==> flow/design.v <==
`timescale 1ns / 1ps
module cordic_single_stage #(parameter m = 6, parameter n = 10, parameter iter_length = 4)(clk, x_in, y_in, z_in, i, atan, x_out, y_out, z_out);
	input clk;
	input signed [m + n - 1:0] x_in, y_in, z_in;
	input signed [m + n - 1:0] atan;
	input [iter_length - 1:0] i;
	output reg [m + n - 1:0] x_out, y_out, z_out;
	reg signed [1:0] d;	
	always @(posedge clk) begin
		d = z_in[m + n - 1] == 1'b0 ? 1 : -1;
		x_out <= x_in - d * (y_in >>> i);
		y_out <= y_in + d * (x_in >>> i);
		z_out <= z_in - d * atan;
	end
endmodule
`timescale 1ns / 1ps
module cordic_pipeline(clk, x0, y0, z0, out_x, out_y, out_z);
	parameter M = 6;
	parameter N = 10;
	parameter ITER_BIT = 4;
	parameter ITER_COUNT = 11;
	input clk;
	input signed [M + N - 1:0] x0;
	input signed [M + N - 1:0] y0;
	input signed [M + N - 1:0] z0;
	output signed [M + N - 1:0] out_x;
	output signed [M + N - 1:0] out_y;
	output signed [M + N - 1:0] out_z;
	reg signed [M + N - 1:0] atan_lut [ITER_COUNT:0];
	initial begin
		atan_lut[0] = 16'b0000001100100100;
		atan_lut[1] = 16'b0000000111011010;
		atan_lut[2] = 16'b0000000011111010;
		atan_lut[3] = 16'b0000000001111111;
		atan_lut[4] = 16'b0000000000111111;
		atan_lut[5] = 16'b0000000000011111;
		atan_lut[6] = 16'b0000000000001111;
		atan_lut[7] = 16'b0000000000000111;
		atan_lut[8] = 16'b0000000000000011;
		atan_lut[9] = 16'b0000000000000001;
		atan_lut[10] = 16'b0000000000000000;
		atan_lut[11] = 16'b0000000000000000;
	end
	wire signed [M + N - 1:0] x_values [ITER_COUNT:0];
	wire signed [M + N - 1:0] y_values [ITER_COUNT:0];
	wire signed [M + N - 1:0] z_values [ITER_COUNT:0];
	assign x_values[0] = x0;
	assign y_values[0] = y0;
	assign z_values[0] = z0;
	genvar i;
	generate
		for (i = 0; i < ITER_COUNT; i = i + 1)
			begin
				cordic_single_stage #(.m(M), .n(N), .iter_length(ITER_BIT)) stage (
					 .clk(clk), 
					 .x_in(x_values[i]), 
					 .y_in(y_values[i]), 
					 .z_in(z_values[i]), 
					 .i(i), 
					 .atan(atan_lut[i]), 
					 .x_out(x_values[i + 1]), 
					 .y_out(y_values[i + 1]), 
					 .z_out(z_values[i + 1])
				);
			end
	endgenerate
	assign out_x = x_values[ITER_COUNT];
	assign out_y = y_values[ITER_COUNT];
	assign out_z = z_values[ITER_COUNT];
endmodule
# From RTL to reports: cordic_pipeline
# Tool output for the design above, in the order of the flow.
# Line numbers count from 1 in the design file above.
# Cell names lack the library's common part.
# A cell with - has no value.
[design]
top = "cordic_pipeline"
clock_port = "clk"
lib = "sky130hd"
pvt_corner = "tt_025C_1v80"

# Word-level counts
# Source: Yosys, flattened and elaborated. Widths are those after wreduce; folded enables and synchronous resets count as part of the registers. Registers that Yosys merges into a memory's read port (data or address) are not register bits. Print and check cells do not count. Equal cells are merged and count once.
# Memory sizes are those after Yosys's memory passes, which may raise the word count (mostly to a power of two), join words into wider ones and drop unused or constant bits.
[op_classes]
mul = 33
div = 0
muxes = 11
n_shift = 0
compare = 0
add_sub_neg = 33
reduce_and_logical = 0
n_eq = 0
logic = 0
[op_table]
columns = ["cell", "n"]
rows = [
  ["2-bit by 16-bit multiplier with 16-bit output", 13],
  ["16-bit subtractor", 14],
  ["2-bit by 14-bit multiplier with 16-bit output", 2],
  ["2-bit by 15-bit multiplier with 16-bit output", 2],
  ["2-bit by 13-bit multiplier with 15-bit output", 2],
  ["2-bit by 12-bit multiplier with 14-bit output", 2],
  ["2-bit by 11-bit multiplier with 13-bit output", 2],
  ["16-bit adder", 3],
  ["2-bit by 10-bit multiplier with 12-bit output", 2],
  ["2-bit by 9-bit multiplier with 11-bit output", 2],
  ["2-bit by 8-bit multiplier with 10-bit output", 2],
  ["2-bit by 7-bit multiplier with 9-bit output", 2],
  ["2-bit by 6-bit multiplier with 8-bit output", 2],
  ["2-bit 2-to-1 mux", 11],
  ["16-bit by 10-bit adder with 16-bit output", 1],
  ["16-bit by 10-bit subtractor with 16-bit output", 1],
  ["16-bit by 11-bit adder with 16-bit output", 1],
  ["16-bit by 11-bit subtractor with 16-bit output", 1],
  ["16-bit by 12-bit adder with 16-bit output", 1],
  ["16-bit by 12-bit subtractor with 16-bit output", 1],
  ["16-bit by 13-bit adder with 16-bit output", 1],
  ["16-bit by 13-bit subtractor with 16-bit output", 1],
  ["16-bit by 14-bit adder with 16-bit output", 1],
  ["16-bit by 14-bit subtractor with 16-bit output", 1],
  ["16-bit by 15-bit adder with 16-bit output", 1],
  ["16-bit by 15-bit subtractor with 16-bit output", 1],
  ["16-bit by 8-bit adder with 16-bit output", 1],
  ["16-bit by 8-bit subtractor with 16-bit output", 1],
]
# Other operator kinds: 2; their cells: 2.
[word_totals]
mem_bits_rw = 0
input_bits = 49
regBits = 528
mem_bits_ro = 160
out_inout_bits = 48
n_memories = 1
latchBits = 0
[mem_list]
columns = ["name", "words", "width", "line", "rtl"]
rows = [
  ["atan_lut", 16, 10, 29, "reg signed [M + N - 1:0] atan_lut [ITER_COUNT:0];"],
]

# Depth
# Depth = most cells in a row (Yosys ltp): at word level without a register or memory, in the mapped netlist without a sequential cell, where the memories' decode and read muxes count.
[logic_depth]
word_depth = 3
ABC_AREA = 0
mapped_depth = 15

# After synthesis
# The flow's flattened synthesis, as Yosys stat reports it; memories are mapped. The netlist is that of the ABC_AREA named above (0 if unset); the other value can give another one.
[types]
columns = ["type", "n", "type_area_um2"]
rows = [
  ["dfxtp_1", 528, 1.06E+04],
  ["ha_1", 787, 9.85E+03],
  ["fa_1", 236, 4.72E+03],
  ["inv_1", 832, 3.12E+03],
  ["xnor2_1", 346, 3.03E+03],
  ["a21oi_1", 348, 1741.67],
  ["nor2_1", 416, 1.56E+03],
  ["xor2_1", 135, 1.18E+03],
  ["a21o_1", 139, 1.04E+03],
  ["o21ai_0", 189, 945.907],
  ["o21a_1", 76, 570.547],
  ["nand2_1", 137, 514.243],
  ["nand2b_1", 78, 487.968],
  ["nor2b_1", 72, 450.432],
  ["o21bai_1", 57, 427.91],
  ["or2_2", 57, 356.592],
  ["nor3_1", 71, 355.341],
  ["nand3_1", 53, 265.254],
]
# Not listed: further types 61, cells in them 439.
[mapped]
buf_cells = 71
flip_flops = 528
stdcells = 4996
mapped_area_mm2 = 0.0443763
# By module: a second synthesis without flattening, with its own total; a netlist apart from the flattened one above.
[unflattened]
cells_unflattened = 8164
hier_area_mm2 = 0.0677087
# Each row is one instance without its submodules.
[by_module]
columns = ["mod", "n_cells", "area_mm2", "n_inst", "seq_area_mm2"]
rows = [
  ["cordic_single_stage", 742, 0.0061547, 11, 0.0009609],
  ["cordic_pipeline", 2, 0.0000075, 1, 0],
]

# Path before layout
# OpenSTA on the mapped netlist: ideal clock, no wires. The path of least setup slack (recovery checks aside). Input and output delay are each 20% of the period. Register names are those of the netlist, which keeps one name where synthesis merged equal registers.
[synth_path]
path_kind = "input to register"
startpoint = "input z0[15]"
endpoint = "register genblk1[0].stage.x_out[14]"
period_ps = 4000
path_buffers = 1
delay_ps = 3195
arrival_ps = 3923
stages = 15
setup_slack_ps = 5
in_delay_ps = 800
synth_period_reached_ps = 3995
# "delay_ps" = arrival - input delay + setup time.
# "stages": output pins that drive a net of the path, with the launching flip-flop's if there is one; two outputs of one cell count as two.
# "synth_period_reached_ps" is the clock period less the worst setup slack; recovery checks do not enter. This is arithmetic on one report: input and output delays are still those of the set period (20% each).
# Between the ends stands the longest chain of elaborated cells between them, by number of cells; it is not shown to be the way that was timed. Of several equally long chains one is given.
# A line is the first line of the expression or statement that the cell stems from. Yosys adds cells for indexed reads and writes and turns some case tables into memories.
[synth_between]
path_cell_list = "inv_1 -> clkbuf_1 -> nor2_1 -> ha_1 -> fa_1 -> inv_1 -> ha_1 -> a21o_1 -> a21oi_2 -> o21bai_1 -> a2111o_1 -> and3_4 -> or2_4 -> a221oi_2 -> xnor2_1"
elab_chain_len = 3
[synth_rtl]
columns = ["element", "line", "rtl"]
rows = [
  ["start, declared", 25, "input signed [M + N - 1:0] z0;"],
  ["2-bit 2-to-1 mux", 10, "d = z_in[m + n - 1] == 1'b0 ? 1 : -1;"],
  ["2-bit by 16-bit multiplier with 16-bit output", 11, "x_out <= x_in - d * (y_in >>> i);"],
  ["16-bit subtractor", 11, ""],
  ["end, assigned", 11, ""],
  ["end, declared", 7, "output reg [m + n - 1:0] x_out, y_out, z_out;"],
]

# Path in the finished layout
# Path of least setup slack in the final report of record 1 (OpenROAD, finished layout, wires in). Where an end is a register, its clock arrival counts in the times.
# The path's times are printed in steps of 10 ps; the period is the one set.
[layout_path]
path_kind = "input to register"
startpoint = "input z0[15]"
endpoint = "register genblk1[0].stage.x_out[12]"
period_ps = 4000
setup_slack_ps = 250
path_buffers = 1
in_delay_ps = 800
arrival_ps = 4330
stages = 15
# Between the ends stands the longest chain of elaborated cells between them, by number of cells; it is not shown to be the way that was timed. Of several equally long chains one is given.
[layout_between]
path_cell_list = "clkdlybuf4s50_1 -> inv_1 -> nor2_1 -> ha_1 -> fa_1 -> inv_1 -> ha_1 -> a21o_1 -> a21oi_2 -> o21bai_1 -> a2111o_1 -> and3_4 -> a311o_1 -> a21oi_1 -> o22a_1"
elab_chain_len = 3
[layout_rtl]
columns = ["element", "line", "rtl"]
rows = [
  ["start, declared", 25, "input signed [M + N - 1:0] z0;"],
  ["2-bit 2-to-1 mux", 10, "d = z_in[m + n - 1] == 1'b0 ? 1 : -1;"],
  ["2-bit by 16-bit multiplier with 16-bit output", 11, "x_out <= x_in - d * (y_in >>> i);"],
  ["16-bit subtractor", 11, ""],
  ["end, assigned", 11, ""],
  ["end, declared", 7, "output reg [m + n - 1:0] x_out, y_out, z_out;"],
]

==> results <==
Record of 4 stored runs of the RTL-to-layout flow on cordic_pipeline, platform sky130hd. The runs are unordered. Constraints: input delay and output delay 20% of the set period each, output load 0.01 pF.
"period_reached_ps" is the run's clock period less its worst setup slack. It is reckoned from that one timing run; input and output delays stay at 20% of the period that was set.
"timing.worst_path_ps": the worst setup path's part of the clock period (all of it between registers, 20% less for each end at a port) less its slack. A launch clock that arrives late makes it longer, a capture clock that arrives late makes it shorter.
"timing.worst_path_ps" is known to 10 ps.

# record 1
==> flow/run.sh <==
#!/bin/bash
# the make line also repeats the synthesis and layout settings of config.mk as NAME=value (left out here)
make -C /OpenROAD-flow-scripts/flow DESIGN_CONFIG=/design/flow/config.mk WORK_HOME=/design/flow/orfs CLKGATE_MAP_FILE= finish
==> flow/config.mk <==
export PLATFORM = sky130hd
export DESIGN_NAME = cordic_pipeline
export DESIGN_NICKNAME = cordic_pipeline
export VERILOG_FILES = /design/flow/design.v
export SDC_FILE = /design/flow/constraint.sdc
export NUM_CORES = 4
export LEC_CHECK = 0
export CAP_MARGIN = 20
export CORE_MARGIN = 2
export CORE_UTILIZATION = 22
export CTS_CLUSTER_SIZE = 59
export GPL_ROUTABILITY_DRIVEN = 0
export SLEW_MARGIN = 20
export TNS_END_PERCENT = 50
==> flow/constraint.sdc <==
create_clock -name core_clock -period 4.0 [get_ports {clk}]
set_input_delay 0.8000 -clock core_clock [delete_from_list [all_inputs] [get_ports {clk}]]
set_output_delay 0.8000 -clock core_clock [all_outputs]
set_load 0.01 [all_outputs]

==> record 1: results <==
design.die.area_mm2=0.205318
yosys_chip_area_mm2=0.0443763
setup_ws_ps=248
timing.worst_path_ps=2950
timing.worst_path_kind="input to register"
hold_ws_ps=327
cell_area_final_mm2=0.0510877
util_frac=0.255
timing.setup.tns_ps=0
period_reached_ps=3752

# record 2
==> flow/run.sh <==
#!/bin/bash
# the make line also repeats the synthesis and layout settings of config.mk as NAME=value (left out here)
make -C /OpenROAD-flow-scripts/flow DESIGN_CONFIG=/design/flow/config.mk WORK_HOME=/design/flow/orfs CLKGATE_MAP_FILE= finish
==> flow/config.mk <==
export PLATFORM = sky130hd
export DESIGN_NAME = cordic_pipeline
export DESIGN_NICKNAME = cordic_pipeline
export VERILOG_FILES = /design/flow/design.v
export SDC_FILE = /design/flow/constraint.sdc
export NUM_CORES = 4
export LEC_CHECK = 0
export CAP_MARGIN = 20
export CORE_MARGIN = 2
export CORE_UTILIZATION = 40
export SLEW_MARGIN = 20
==> flow/constraint.sdc <==
create_clock -name core_clock -period 3.57 [get_ports {clk}]
set_input_delay 0.7140 -clock core_clock [delete_from_list [all_inputs] [get_ports {clk}]]
set_output_delay 0.7140 -clock core_clock [all_outputs]
set_load 0.01 [all_outputs]

==> record 2: results <==
design.die.area_mm2=0.11362
hold_ws_ps=330
setup_ws_ps=114
util_frac=0.46
timing.worst_path_ps=2740
timing.worst_path_kind="input to register"
timing.setup.tns_ps=0
period_reached_ps=3456
yosys_chip_area_mm2=0.0443763
cell_area_final_mm2=0.0507437

# record 3
==> flow/run.sh <==
#!/bin/bash
# the make line also repeats the synthesis and layout settings of config.mk as NAME=value (left out here)
make -C /OpenROAD-flow-scripts/flow DESIGN_CONFIG=/design/flow/config.mk WORK_HOME=/design/flow/orfs CLKGATE_MAP_FILE= finish
==> flow/config.mk <==
export PLATFORM = sky130hd
export DESIGN_NAME = cordic_pipeline
export DESIGN_NICKNAME = cordic_pipeline
export VERILOG_FILES = /design/flow/design.v
export SDC_FILE = /design/flow/constraint.sdc
export NUM_CORES = 4
export LEC_CHECK = 0
export CAP_MARGIN = 20
export CELL_PAD_IN_SITES_DETAIL_PLACEMENT = 0
export CELL_PAD_IN_SITES_GLOBAL_PLACEMENT = 0
export CORE_MARGIN = 6
export CORE_UTILIZATION = 40
export CTS_CLUSTER_SIZE = 97
export GPL_ROUTABILITY_DRIVEN = 0
export MIN_ROUTING_LAYER = met2
export PLACE_DENSITY_LB_ADDON = 0.16
export SLEW_MARGIN = 10
==> flow/constraint.sdc <==
create_clock -name core_clock -period 5.69 [get_ports {clk}]
set_input_delay 1.1380 -clock core_clock [delete_from_list [all_inputs] [get_ports {clk}]]
set_output_delay 1.1380 -clock core_clock [all_outputs]
set_load 0.01 [all_outputs]

==> record 3: results <==
setup_ws_ps=1350
yosys_chip_area_mm2=0.0443763
util_frac=0.45
hold_ws_ps=326
timing.worst_path_ps=3200
timing.worst_path_kind="input to register"
design.die.area_mm2=0.119077
cell_area_final_mm2=0.0493023
timing.setup.tns_ps=0
period_reached_ps=4340

# record 4
==> flow/run.sh <==
#!/bin/bash
# the make line also repeats the synthesis and layout settings of config.mk as NAME=value (left out here)
make -C /OpenROAD-flow-scripts/flow DESIGN_CONFIG=/design/flow/config.mk WORK_HOME=/design/flow/orfs CLKGATE_MAP_FILE= finish
==> flow/config.mk <==
export PLATFORM = sky130hd
export DESIGN_NAME = cordic_pipeline
export DESIGN_NICKNAME = cordic_pipeline
export VERILOG_FILES = /design/flow/design.v
export SDC_FILE = /design/flow/constraint.sdc
export NUM_CORES = 4
export LEC_CHECK = 0
export CAP_MARGIN = 20
export CELL_PAD_IN_SITES_GLOBAL_PLACEMENT = 2
export CORE_ASPECT_RATIO = 0.95
export CORE_MARGIN = 9
export CORE_UTILIZATION = 58
export CTS_CLUSTER_DIAMETER = 158
export GPL_ROUTABILITY_DRIVEN = 0
export MAX_ROUTING_LAYER = met5
export MIN_ROUTING_LAYER = met2
export PLACE_DENSITY = 0.93
export SETUP_SLACK_MARGIN = 0.85
export SLEW_MARGIN = 20
export TNS_END_PERCENT = 55
==> flow/constraint.sdc <==
create_clock -name core_clock -period 3.18 [get_ports {clk}]
set_input_delay 0.6360 -clock core_clock [delete_from_list [all_inputs] [get_ports {clk}]]
set_output_delay 0.6360 -clock core_clock [all_outputs]
set_load 0.01 [all_outputs]

==> record 4: results <==
outcome="incomplete, placement halted on GPL-0301"
